==> flow/design.v <==
`timescale 1ns/1ps
module s_axil_register # (
    parameter   S_AXI_ADDR_WIDTH = 6,
                S_AXI_DATA_WIDTH = 32
)
(   
    input                                   ACLK    ,
    input                                   ARESET  ,
    input   [S_AXI_ADDR_WIDTH-1 : 0]        AWADDR  ,
    input                                   AWVALID ,
    output                                  AWREADY ,
    input   [S_AXI_DATA_WIDTH-1 : 0]        WDATA   ,
    input                                   WVALID  ,
    output                                  WREADY  ,
    input   [S_AXI_DATA_WIDTH/8-1 : 0]      WSTRB   ,
    output  [1 : 0]                         BRESP   ,
    output                                  BVALID  ,
    input                                   BREADY  ,
    input   [S_AXI_ADDR_WIDTH-1 : 0]        ARADDR  ,
    input                                   ARVALID ,
    output                                  ARREADY ,
    output  [S_AXI_DATA_WIDTH-1 : 0]        RDATA   ,
    output  [1 : 0]                         RRESP   ,
    output                                  RVALID  ,
    input                                   RREADY
);  
    localparam  ADDR_REG_0 = 'h00, ADDR_REG_8 = 'h20,
                ADDR_REG_1 = 'h04, ADDR_REG_9 = 'h24,
                ADDR_REG_2 = 'h08, ADDR_REG_A = 'h28,
                ADDR_REG_3 = 'h0C, ADDR_REG_B = 'h2C,
                ADDR_REG_4 = 'h10, ADDR_REG_C = 'h30,
                ADDR_REG_5 = 'h14, ADDR_REG_D = 'h34,
                ADDR_REG_6 = 'h18, ADDR_REG_E = 'h38,
                ADDR_REG_7 = 'h1C, ADDR_REG_F = 'h3C;
    reg     [S_AXI_DATA_WIDTH-1 : 0]    registers [0 : 15];
    localparam  ST_AW_IDLE = 2'd0,       
                ST_AW_PREP = 2'd1,       
                ST_AW_WAIT = 2'd2,       
                ST_AW_DONE = 2'd3;       
    reg     [1 : 0]                     aw_state, aw_next;   
    reg     [S_AXI_ADDR_WIDTH-1 : 0]    aw_reg;              
    wire                                aw_hs;               
    reg                                 aw_hs_flag;          
    wire                                aw_w_hs_flag;        
    always @ (posedge ACLK) begin
        if (ARESET)     aw_state <= ST_AW_IDLE;
        else            aw_state <= aw_next;
    end
    always @ (*) begin
        aw_next = aw_state;
        case (aw_state)
            ST_AW_IDLE : if (AWVALID)       aw_next = ST_AW_PREP; 
                         else               aw_next = ST_AW_IDLE;
            ST_AW_PREP :                    aw_next = ST_AW_WAIT;
            ST_AW_WAIT : if (aw_w_hs_flag)  aw_next = ST_AW_DONE;
                         else               aw_next = ST_AW_WAIT;
            ST_AW_DONE :                    aw_next = ST_AW_IDLE;
            default    :                    aw_next = ST_AW_IDLE;
        endcase
    end
    assign aw_hs   = (AWVALID & AWREADY);        
    assign AWREADY = (aw_state == ST_AW_IDLE);   
    always @ (posedge ACLK) begin
        if      (ARESET)        aw_reg <= 'h0;
        else if (aw_hs)         aw_reg <= AWADDR;
    end
    always @ (posedge ACLK) begin
        if      (ARESET)                    aw_hs_flag <= 1'b0;
        else if (aw_hs)                     aw_hs_flag <= 1'b1;
        else if (aw_state == ST_AW_DONE)    aw_hs_flag <= 1'b0;
    end
    localparam  ST_W_IDLE = 3'd0,    
                ST_W_PREP = 3'd1,    
                ST_W_WAIT = 3'd2,    
                ST_W_RESP = 3'd3,    
                ST_W_DONE = 3'd4;    
    reg     [2 : 0]                     w_state, w_next;     
    reg     [S_AXI_DATA_WIDTH-1 : 0]    w_reg;               
    wire    [S_AXI_DATA_WIDTH-1 : 0]    w_mask;              
    reg     [S_AXI_DATA_WIDTH-1 : 0]    w_mask_reg;          
    wire                                w_hs;                
    reg                                 w_hs_flag;           
    always @ (posedge ACLK) begin
        if (ARESET)     w_state <= ST_W_IDLE;
        else            w_state <= w_next;
    end
    always @ (*) begin
        w_next = w_state;
        case (w_state)
            ST_W_IDLE : if (WVALID)         w_next = ST_W_PREP;
                        else                w_next = ST_W_IDLE;
            ST_W_PREP :                     w_next = ST_W_WAIT;
            ST_W_WAIT : if (aw_w_hs_flag)   w_next = ST_W_RESP;
                        else                w_next = ST_W_WAIT;
            ST_W_RESP : if (BREADY)         w_next = ST_W_DONE;
                        else                w_next = ST_W_RESP;
            ST_W_DONE :                     w_next = ST_W_IDLE;
            default   :                     w_next = ST_W_IDLE;
        endcase
    end
    assign w_hs   = (WVALID & WREADY);               
    assign WREADY = (w_state == ST_W_IDLE);          
    assign BVALID = (w_state == ST_W_RESP);          
    assign BRESP  = 2'b00;                           
    assign aw_w_hs_flag = aw_hs_flag & w_hs_flag;    
    assign w_mask  = { {8{WSTRB[3]}}, {8{WSTRB[2]}}, {8{WSTRB[1]}}, {8{WSTRB[0]}} };     
    always @ (posedge ACLK) begin
        if      (ARESET)                w_reg <= 'h0;
        else if (w_hs)                  w_reg <= (WDATA & w_mask);
    end
    always @ (posedge ACLK) begin
        if      (ARESET)                w_mask_reg <= 'h0;
        else if (w_hs)                  w_mask_reg <= w_mask;
    end
    always @ (posedge ACLK) begin
        if      (ARESET)                w_hs_flag <= 1'b0;
        else if (w_hs)                  w_hs_flag <= 1'b1;
        else if (w_state == ST_W_RESP)  w_hs_flag <= 1'b0;
    end
    integer i;
    always @ (posedge ACLK) begin
        if (ARESET) begin
            for (i = 0; i < 16; i = i + 1) registers[i] <= 'h0;
        end
        else if (aw_w_hs_flag) begin
            case (aw_reg)
                ADDR_REG_0 : registers[0]  <= w_reg | (registers[0]  & ~w_mask_reg);
                ADDR_REG_1 : registers[1]  <= w_reg | (registers[1]  & ~w_mask_reg);
                ADDR_REG_2 : registers[2]  <= w_reg | (registers[2]  & ~w_mask_reg);
                ADDR_REG_3 : registers[3]  <= w_reg | (registers[3]  & ~w_mask_reg);
                ADDR_REG_4 : registers[4]  <= w_reg | (registers[4]  & ~w_mask_reg);
                ADDR_REG_5 : registers[5]  <= w_reg | (registers[5]  & ~w_mask_reg);
                ADDR_REG_6 : registers[6]  <= w_reg | (registers[6]  & ~w_mask_reg);
                ADDR_REG_7 : registers[7]  <= w_reg | (registers[7]  & ~w_mask_reg);
                ADDR_REG_8 : registers[8]  <= w_reg | (registers[8]  & ~w_mask_reg);
                ADDR_REG_9 : registers[9]  <= w_reg | (registers[9]  & ~w_mask_reg);
                ADDR_REG_A : registers[10] <= w_reg | (registers[10] & ~w_mask_reg);
                ADDR_REG_B : registers[11] <= w_reg | (registers[11] & ~w_mask_reg);
                ADDR_REG_C : registers[12] <= w_reg | (registers[12] & ~w_mask_reg);
                ADDR_REG_D : registers[13] <= w_reg | (registers[13] & ~w_mask_reg);
                ADDR_REG_E : registers[14] <= w_reg | (registers[14] & ~w_mask_reg);
                ADDR_REG_F : registers[15] <= w_reg | (registers[15] & ~w_mask_reg);
            endcase
        end
    end
    localparam  ST_R_IDLE = 2'd0,    
                ST_R_PREP = 2'd1,    
                ST_R_DATA = 2'd2,    
                ST_R_DONE = 2'd3;    
    reg     [1 : 0]                     r_state, r_next;     
    reg     [S_AXI_ADDR_WIDTH-1 : 0]    ar_reg;              
    wire                                ar_hs;               
    reg     [S_AXI_DATA_WIDTH-1 : 0]    r_reg;               
    always @ (posedge ACLK) begin
        if (ARESET)     r_state <= ST_R_IDLE;
        else            r_state <= r_next;
    end
    always @ (*) begin
        r_next = r_state;
        case (r_state)
            ST_R_IDLE : if (ARVALID)    r_next = ST_R_PREP;
                        else            r_next = ST_R_IDLE;
            ST_R_PREP :                 r_next = ST_R_DATA;
            ST_R_DATA : if (RREADY)     r_next = ST_R_DONE;
                        else            r_next = ST_R_DATA;
            ST_R_DONE :                 r_next = ST_R_IDLE;
            default   :                 r_next = ST_R_IDLE;
        endcase
    end
    assign ar_hs   = (ARREADY & ARVALID);        
    assign ARREADY = (r_state == ST_R_IDLE);     
    assign RVALID  = (r_state == ST_R_DATA);     
    assign RRESP   = 2'b00;                      
    assign RDATA   = r_reg;                      
    always @ (posedge ACLK) begin
        if      (ARESET)    ar_reg <= 'h0;
        else if (ar_hs)     ar_reg <= ARADDR;
    end
    always @ (posedge ACLK) begin
        if (ARESET) 
            r_reg <= 'h0;
        else begin
            case (ar_reg)
                ADDR_REG_0 : r_reg <= registers[0];
                ADDR_REG_1 : r_reg <= registers[1];
                ADDR_REG_2 : r_reg <= registers[2];
                ADDR_REG_3 : r_reg <= registers[3];
                ADDR_REG_4 : r_reg <= registers[4];
                ADDR_REG_5 : r_reg <= registers[5];
                ADDR_REG_6 : r_reg <= registers[6];
                ADDR_REG_7 : r_reg <= registers[7];
                ADDR_REG_8 : r_reg <= registers[8];
                ADDR_REG_9 : r_reg <= registers[9];
                ADDR_REG_A : r_reg <= registers[10];
                ADDR_REG_B : r_reg <= registers[11];
                ADDR_REG_C : r_reg <= registers[12];
                ADDR_REG_D : r_reg <= registers[13];
                ADDR_REG_E : r_reg <= registers[14];
                ADDR_REG_F : r_reg <= registers[15];
            endcase
        end
    end
endmodule
== Step by step through the tools: s_axil_register ==
Tool output for the design above, in the order of the flow.
Lines are those of the file above, counted from 1.
Operators carry their Yosys type and port widths (W data, S select, Z words).
The mark - stands for no value.
Inputs
  design top: s_axil_register
  clock input: ACLK
  standard-cell library: sky130hd
  library corner: tt_025C_1v80

== Elaborated design ==
Source: Yosys, flattened and elaborated. Widths are those after wreduce. Registers that Yosys merges into a memory's read port (data or address) are not register bits. Print and check cells do not count.
Operators by class
  bitwise operators: 38
  multipliers: 0
  reductions and logical operators: 24
  muxes and demuxes: 15
  order comparisons: 0
  add/subtract/negate cells: 0
  eq/ne operators: 39
  shifts and indexed selects: 0
  div/mod/pow operators: 0
Operators by type and width (number)
  $and A32 B32 Y32: 17
  $or A32 B32 Y32: 16
  $pmux W32 S16: 1
  $eq A6 B6 Y1 const B: 16
  $eq A6 B5 Y1 const B: 8
  $reduce_and A2 Y1: 16
  $not A32 Y32: 1
  $eq A6 B4 Y1 const B: 4
  $reduce_bool A16 Y1: 1
  $pmux W2 S4: 2
  $eq A6 B3 Y1 const B: 2
  $logic_not A6 Y1: 2
  $pmux W3 S4: 1
  $mux W1: 10
  $eq A2 B2 Y1 const B: 4
  $eq A3 B2 Y1 const B: 2
  $and A1 B1 Y1: 4
  $eq A2 B1 Y1 const B: 2
  $logic_not A2 Y1: 2
  $reduce_bool A2 Y1: 2
  $eq A3 B1 Y1 const B: 1
  $logic_not A3 Y1: 1
  $mux W3: 1
Bit counts
  memory cells: 0
  memory bits (writable): 0
  word width x clocked read ports: 0
  word-level cells: 142
  bits in latches: 0
  memory bits (read-only): 0
  input port bits: 55
  register bits after elaboration: 622

== Logic depth ==
Yosys ltp: most cells in a row. Word level: on the elaborated netlist, between registers, memories and ports. Mapped: between sequential cells and ports; inverters and the memories' decode and read muxes count.
Depth
  depth after elaboration: 3
  ABC_AREA: 0
  gate-level depth with buffers: 8
  mapped depth without buffers: 5

== Synthesis result ==
Source: synth_stat.txt of the flow (Yosys; design flattened, memories mapped). It holds for the ABC_AREA given above (unset counts as 0); a run with the other value may have another netlist.
The area totals of this step are shown rounded.
Mapped netlist
  synthesis area: 24130 um^2
  buffers: 272
  standard cells after synthesis: 2654
  mapped flip-flops: 607
Cell types
  sky130_fd_sc_hd__dfxtp_1: number 607, area in all 1.22E+04 um^2
  sky130_fd_sc_hd__a22oi_1: number 580, area in all 4.35E+03 um^2
  sky130_fd_sc_hd__nor2_1: number 562, area in all 2.11E+03 um^2
  sky130_fd_sc_hd__clkbuf_1: number 209, area in all 784.502 um^2
  sky130_fd_sc_hd__mux4_2: number 27, area in all 608.083 um^2
  sky130_fd_sc_hd__nand2_1: number 151, area in all 566.794 um^2
  sky130_fd_sc_hd__mux2i_1: number 45, area in all 450.432 um^2
  sky130_fd_sc_hd__a21oi_1: number 74, area in all 370.355 um^2
  sky130_fd_sc_hd__nand3_1: number 68, area in all 340.326 um^2
  sky130_fd_sc_hd__buf_2: number 45, area in all 225.216 um^2
  sky130_fd_sc_hd__a221oi_1: number 18, area in all 157.651 um^2
  sky130_fd_sc_hd__and3_1: number 21, area in all 131.376 um^2
  sky130_fd_sc_hd__nor3_1: number 22, area in all 110.106 um^2
  sky130_fd_sc_hd__mux2_2: number 9, area in all 101.347 um^2
  sky130_fd_sc_hd__a22o_1: number 11, area in all 96.342 um^2
  sky130_fd_sc_hd__a222oi_1: number 9, area in all 90.086 um^2
  sky130_fd_sc_hd__o21ai_0: number 18, area in all 90.086 um^2
  sky130_fd_sc_hd__buf_4: number 11, area in all 82.579 um^2
Other cell types: 46; their cells: 167.

== Timing after synthesis ==
Path of least setup slack by OpenSTA after synthesis, without wires, with an ideal clock, recovery checks aside; 20% of the period is set as input and as output delay. Where synthesis merged equal registers, the netlist keeps one of their names.
Path after synthesis
  path kind: reg-to-reg
  start: register ar_reg[5]
  end: register r_reg[23]
  path delay: 2.002 ns
  arrival time: 1.914 ns
  setup time: 0.088 ns
  stages on the path: 9
  setup slack: 1.497 ns
  period: 3.5 ns
  buffers on the path: 3
  synthesis period reached: 2.003 ns
"path delay" = arrival - input delay + setup time.
"stages on the path" counts driving pins, that of a launching flip-flop among them; a cell with two outputs on the path counts twice.
"synthesis period reached" = period - worst setup slack (recovery checks aside). The figure is calculated, with input and output delays left at 20% of the set period.
The rows between start and end are the longest chain of elaborated cells between them; the timing report does not say that the signal goes this way. Where chains are equally long, one stands for them.
A line is the first line of the expression or statement that the cell stems from. Yosys adds cells for indexed reads and writes and turns some case tables into memories.
At most two assigning lines are given for a register; there are more.
On the way, after synthesis
  cells stage by stage: sky130_fd_sc_hd__dfxtp_1 > sky130_fd_sc_hd__buf_6 > sky130_fd_sc_hd__or4b_1 > sky130_fd_sc_hd__buf_4 > sky130_fd_sc_hd__nor3_4 > sky130_fd_sc_hd__buf_6 > sky130_fd_sc_hd__a22oi_1 > sky130_fd_sc_hd__and3_1 > sky130_fd_sc_hd__a311oi_2
  cells in the longest elaborated chain: 2
  elaborated cells on any way between the ends: 18
  source lines of those cells: 1
  those cells by class: eq/ne: 15; mux: 1; reduce/logical: 2
Ends and longest elaborated chain, after synthesis
  from (decl): RTL line 151  | reg     [S_AXI_ADDR_WIDTH-1 : 0]    ar_reg;
  from (assign): RTL line 176  | if      (ARESET)    ar_reg <= 'h0;
  from (assign): RTL line 177  | else if (ar_hs)     ar_reg <= ARADDR;
  $eq A6 B6 Y1: RTL line 183  | case (ar_reg)
  $pmux W32 S16: RTL line 183
  to (assign): RTL line 184  | ADDR_REG_0 : r_reg <= registers[0];
  to (assign): RTL line 185  | ADDR_REG_1 : r_reg <= registers[1];
  to (decl): RTL line 153  | reg     [S_AXI_DATA_WIDTH-1 : 0]    r_reg;

== Timing after layout ==
From the final timing report of flow run A: the path of least setup slack in the routed layout; clock arrival at registers is part of the times.
Path after layout
  path kind: reg-to-reg
  start: register ar_reg[2]
  end: register r_reg[0]
  setup time: 0.10 ns
  setup slack: 0.65 ns
  arrival time: 3.35 ns
  period: 3.5 ns
  buffers on the path: 2
  stages on the path: 8
The rows between start and end are the longest chain of elaborated cells between them; the timing report does not say that the signal goes this way. Where chains are equally long, one stands for them.
At most two assigning lines are given for a register; there are more.
On the way, after layout
  cells stage by stage: sky130_fd_sc_hd__dfxtp_2 > sky130_fd_sc_hd__buf_4 > sky130_fd_sc_hd__or4_1 > sky130_fd_sc_hd__nor2_2 > sky130_fd_sc_hd__buf_4 > sky130_fd_sc_hd__a22oi_1 > sky130_fd_sc_hd__and3_1 > sky130_fd_sc_hd__a311oi_1
  cells in the longest elaborated chain: 2
  elaborated cells on any way between the ends: 18
  source lines of those cells: 1
  those cells by class: eq/ne: 15; mux: 1; reduce/logical: 2
Ends and longest elaborated chain, after layout
  from (decl): RTL line 151  | reg     [S_AXI_ADDR_WIDTH-1 : 0]    ar_reg;
  from (assign): RTL line 176  | if      (ARESET)    ar_reg <= 'h0;
  from (assign): RTL line 177  | else if (ar_hs)     ar_reg <= ARADDR;
  $eq A6 B6 Y1: RTL line 183  | case (ar_reg)
  $pmux W32 S16: RTL line 183
  to (assign): RTL line 184  | ADDR_REG_0 : r_reg <= registers[0];
  to (assign): RTL line 185  | ADDR_REG_1 : r_reg <= registers[1];
  to (decl): RTL line 153  | reg     [S_AXI_DATA_WIDTH-1 : 0]    r_reg;

Data sheet: physical implementation of s_axil_register

Design s_axil_register on sky130hd. What follows are 6 stored runs of the flow, each under its own settings; their order means nothing. The constraints put input and output delay at 20% of the set period each and load the outputs with 0.01 pF.
"clock period reached" is the run's clock period less its worst setup slack. It is reckoned from that one timing run; input and output delays stay at 20% of the period that was set.
"worst path time" = time allowed to the worst setup path (clock period - input delay - output delay, where it has them) - its slack; a late launch clock adds to it, a late capture clock takes from it.
"overall power" is the tool's figure for a default switching activity; nothing was simulated.
Measured values are rounded.

==> flow run A: settings <==
{ "CORE_ASPECT_RATIO": 1.52, "CORE_UTILIZATION": 40, "HOLD_SLACK_MARGIN": 0.03, "PLACE_DENSITY": 0.6, "period_ns": 3.5, "CAP_MARGIN": 20, "CORE_MARGIN": 2, "SLEW_MARGIN": 20 }
==> flow run A: results <==
overall power: 14440 uW
setup slack of the worst path: 0.647 ns
final worst hold slack: 0.443 ns
worst path time: 2.85 ns
type of the worst setup path: reg-to-reg
overall die area: 62350 um^2
standard-cell area after routing: 27780 um^2
clock period reached: 2.853 ns
utilization after routing: 46.3 %
netlist area reported by Yosys: 24130 um^2
total negative slack: 0.000 ns

==> flow run B: settings <==
{ "CORE_ASPECT_RATIO": 1.52, "CORE_UTILIZATION": 40, "CTS_CLUSTER_DIAMETER": 170, "GPL_TIMING_DRIVEN": 0, "PLACE_DENSITY_LB_ADDON": 0.02, "period_ns": 2.3, "CAP_MARGIN": 20, "CORE_MARGIN": 2, "SLEW_MARGIN": 20 }
==> flow run B: results <==
overall power: 23090 uW
setup slack of the worst path: -0.049 ns
final worst hold slack: 0.161 ns
worst path time: 1.89 ns
type of the worst setup path: input-to-reg
overall die area: 62350 um^2
standard-cell area after routing: 29950 um^2
clock period reached: 2.349 ns
utilization after routing: 49.9 %
netlist area reported by Yosys: 24130 um^2
total negative slack: -0.605 ns

==> flow run C: settings <==
{ "ABC_AREA": 1, "CELL_PAD_IN_SITES_GLOBAL_PLACEMENT": 1, "MAX_ROUTING_LAYER": "met4", "PLACE_DENSITY_LB_ADDON": 0.02, "SETUP_SLACK_MARGIN": 0.15, "TNS_END_PERCENT": 15, "period_ns": 3.5, "CAP_MARGIN": 20, "CORE_MARGIN": 2, "CORE_UTILIZATION": 40, "SLEW_MARGIN": 20 }
==> flow run C: results <==
overall power: 15380 uW
setup slack of the worst path: 0.566 ns
final worst hold slack: 0.433 ns
worst path time: 2.93 ns
type of the worst setup path: reg-to-reg
overall die area: 67790 um^2
standard-cell area after routing: 30710 um^2
clock period reached: 2.934 ns
utilization after routing: 47.5 %
netlist area reported by Yosys: 26290 um^2
total negative slack: 0.000 ns

==> flow run D: settings <==
{ "CORE_ASPECT_RATIO": 1.52, "CORE_UTILIZATION": 40, "CTS_CLUSTER_DIAMETER": 170, "GPL_ROUTABILITY_DRIVEN": 0, "GPL_TIMING_DRIVEN": 0, "HOLD_SLACK_MARGIN": -0.02, "PLACE_DENSITY_LB_ADDON": 0.02, "SLEW_MARGIN": 30, "period_ns": 2.3, "CAP_MARGIN": 20, "CORE_MARGIN": 2 }
==> flow run D: results <==
overall power: 23050 uW
setup slack of the worst path: -0.068 ns
final worst hold slack: 0.171 ns
worst path time: 1.91 ns
type of the worst setup path: input-to-reg
overall die area: 62350 um^2
standard-cell area after routing: 29840 um^2
clock period reached: 2.368 ns
utilization after routing: 49.7 %
netlist area reported by Yosys: 24130 um^2
total negative slack: -0.763 ns

==> flow run E: settings <==
{ "ABC_AREA": 1, "CELL_PAD_IN_SITES_GLOBAL_PLACEMENT": 1, "HOLD_SLACK_MARGIN": 0.23, "MAX_ROUTING_LAYER": "met4", "PLACE_DENSITY_LB_ADDON": 0.02, "period_ns": 3.5, "CAP_MARGIN": 20, "CORE_MARGIN": 2, "CORE_UTILIZATION": 40, "SLEW_MARGIN": 20 }
==> flow run E: results <==
overall power: 15380 uW
setup slack of the worst path: 0.566 ns
final worst hold slack: 0.433 ns
worst path time: 2.93 ns
type of the worst setup path: reg-to-reg
overall die area: 67790 um^2
standard-cell area after routing: 30710 um^2
clock period reached: 2.934 ns
utilization after routing: 47.5 %
netlist area reported by Yosys: 26290 um^2
total negative slack: 0.000 ns

==> flow run F: settings <==
{ "CORE_ASPECT_RATIO": 1.52, "CORE_UTILIZATION": 50, "CTS_CLUSTER_DIAMETER": 170, "GPL_ROUTABILITY_DRIVEN": 0, "GPL_TIMING_DRIVEN": 0, "HOLD_SLACK_MARGIN": 0.18, "PLACE_DENSITY_LB_ADDON": 0.02, "SLEW_MARGIN": 30, "period_ns": 2.34, "CAP_MARGIN": 20, "CORE_MARGIN": 2 }
==> flow run F: results <==
overall power: 22110 uW
setup slack of the worst path: -0.121 ns
final worst hold slack: 0.187 ns
worst path time: 2.46 ns
type of the worst setup path: reg-to-reg
overall die area: 50070 um^2
standard-cell area after routing: 29060 um^2
clock period reached: 2.461 ns
utilization after routing: 60.8 %
netlist area reported by Yosys: 24130 um^2
total negative slack: -2.486 ns
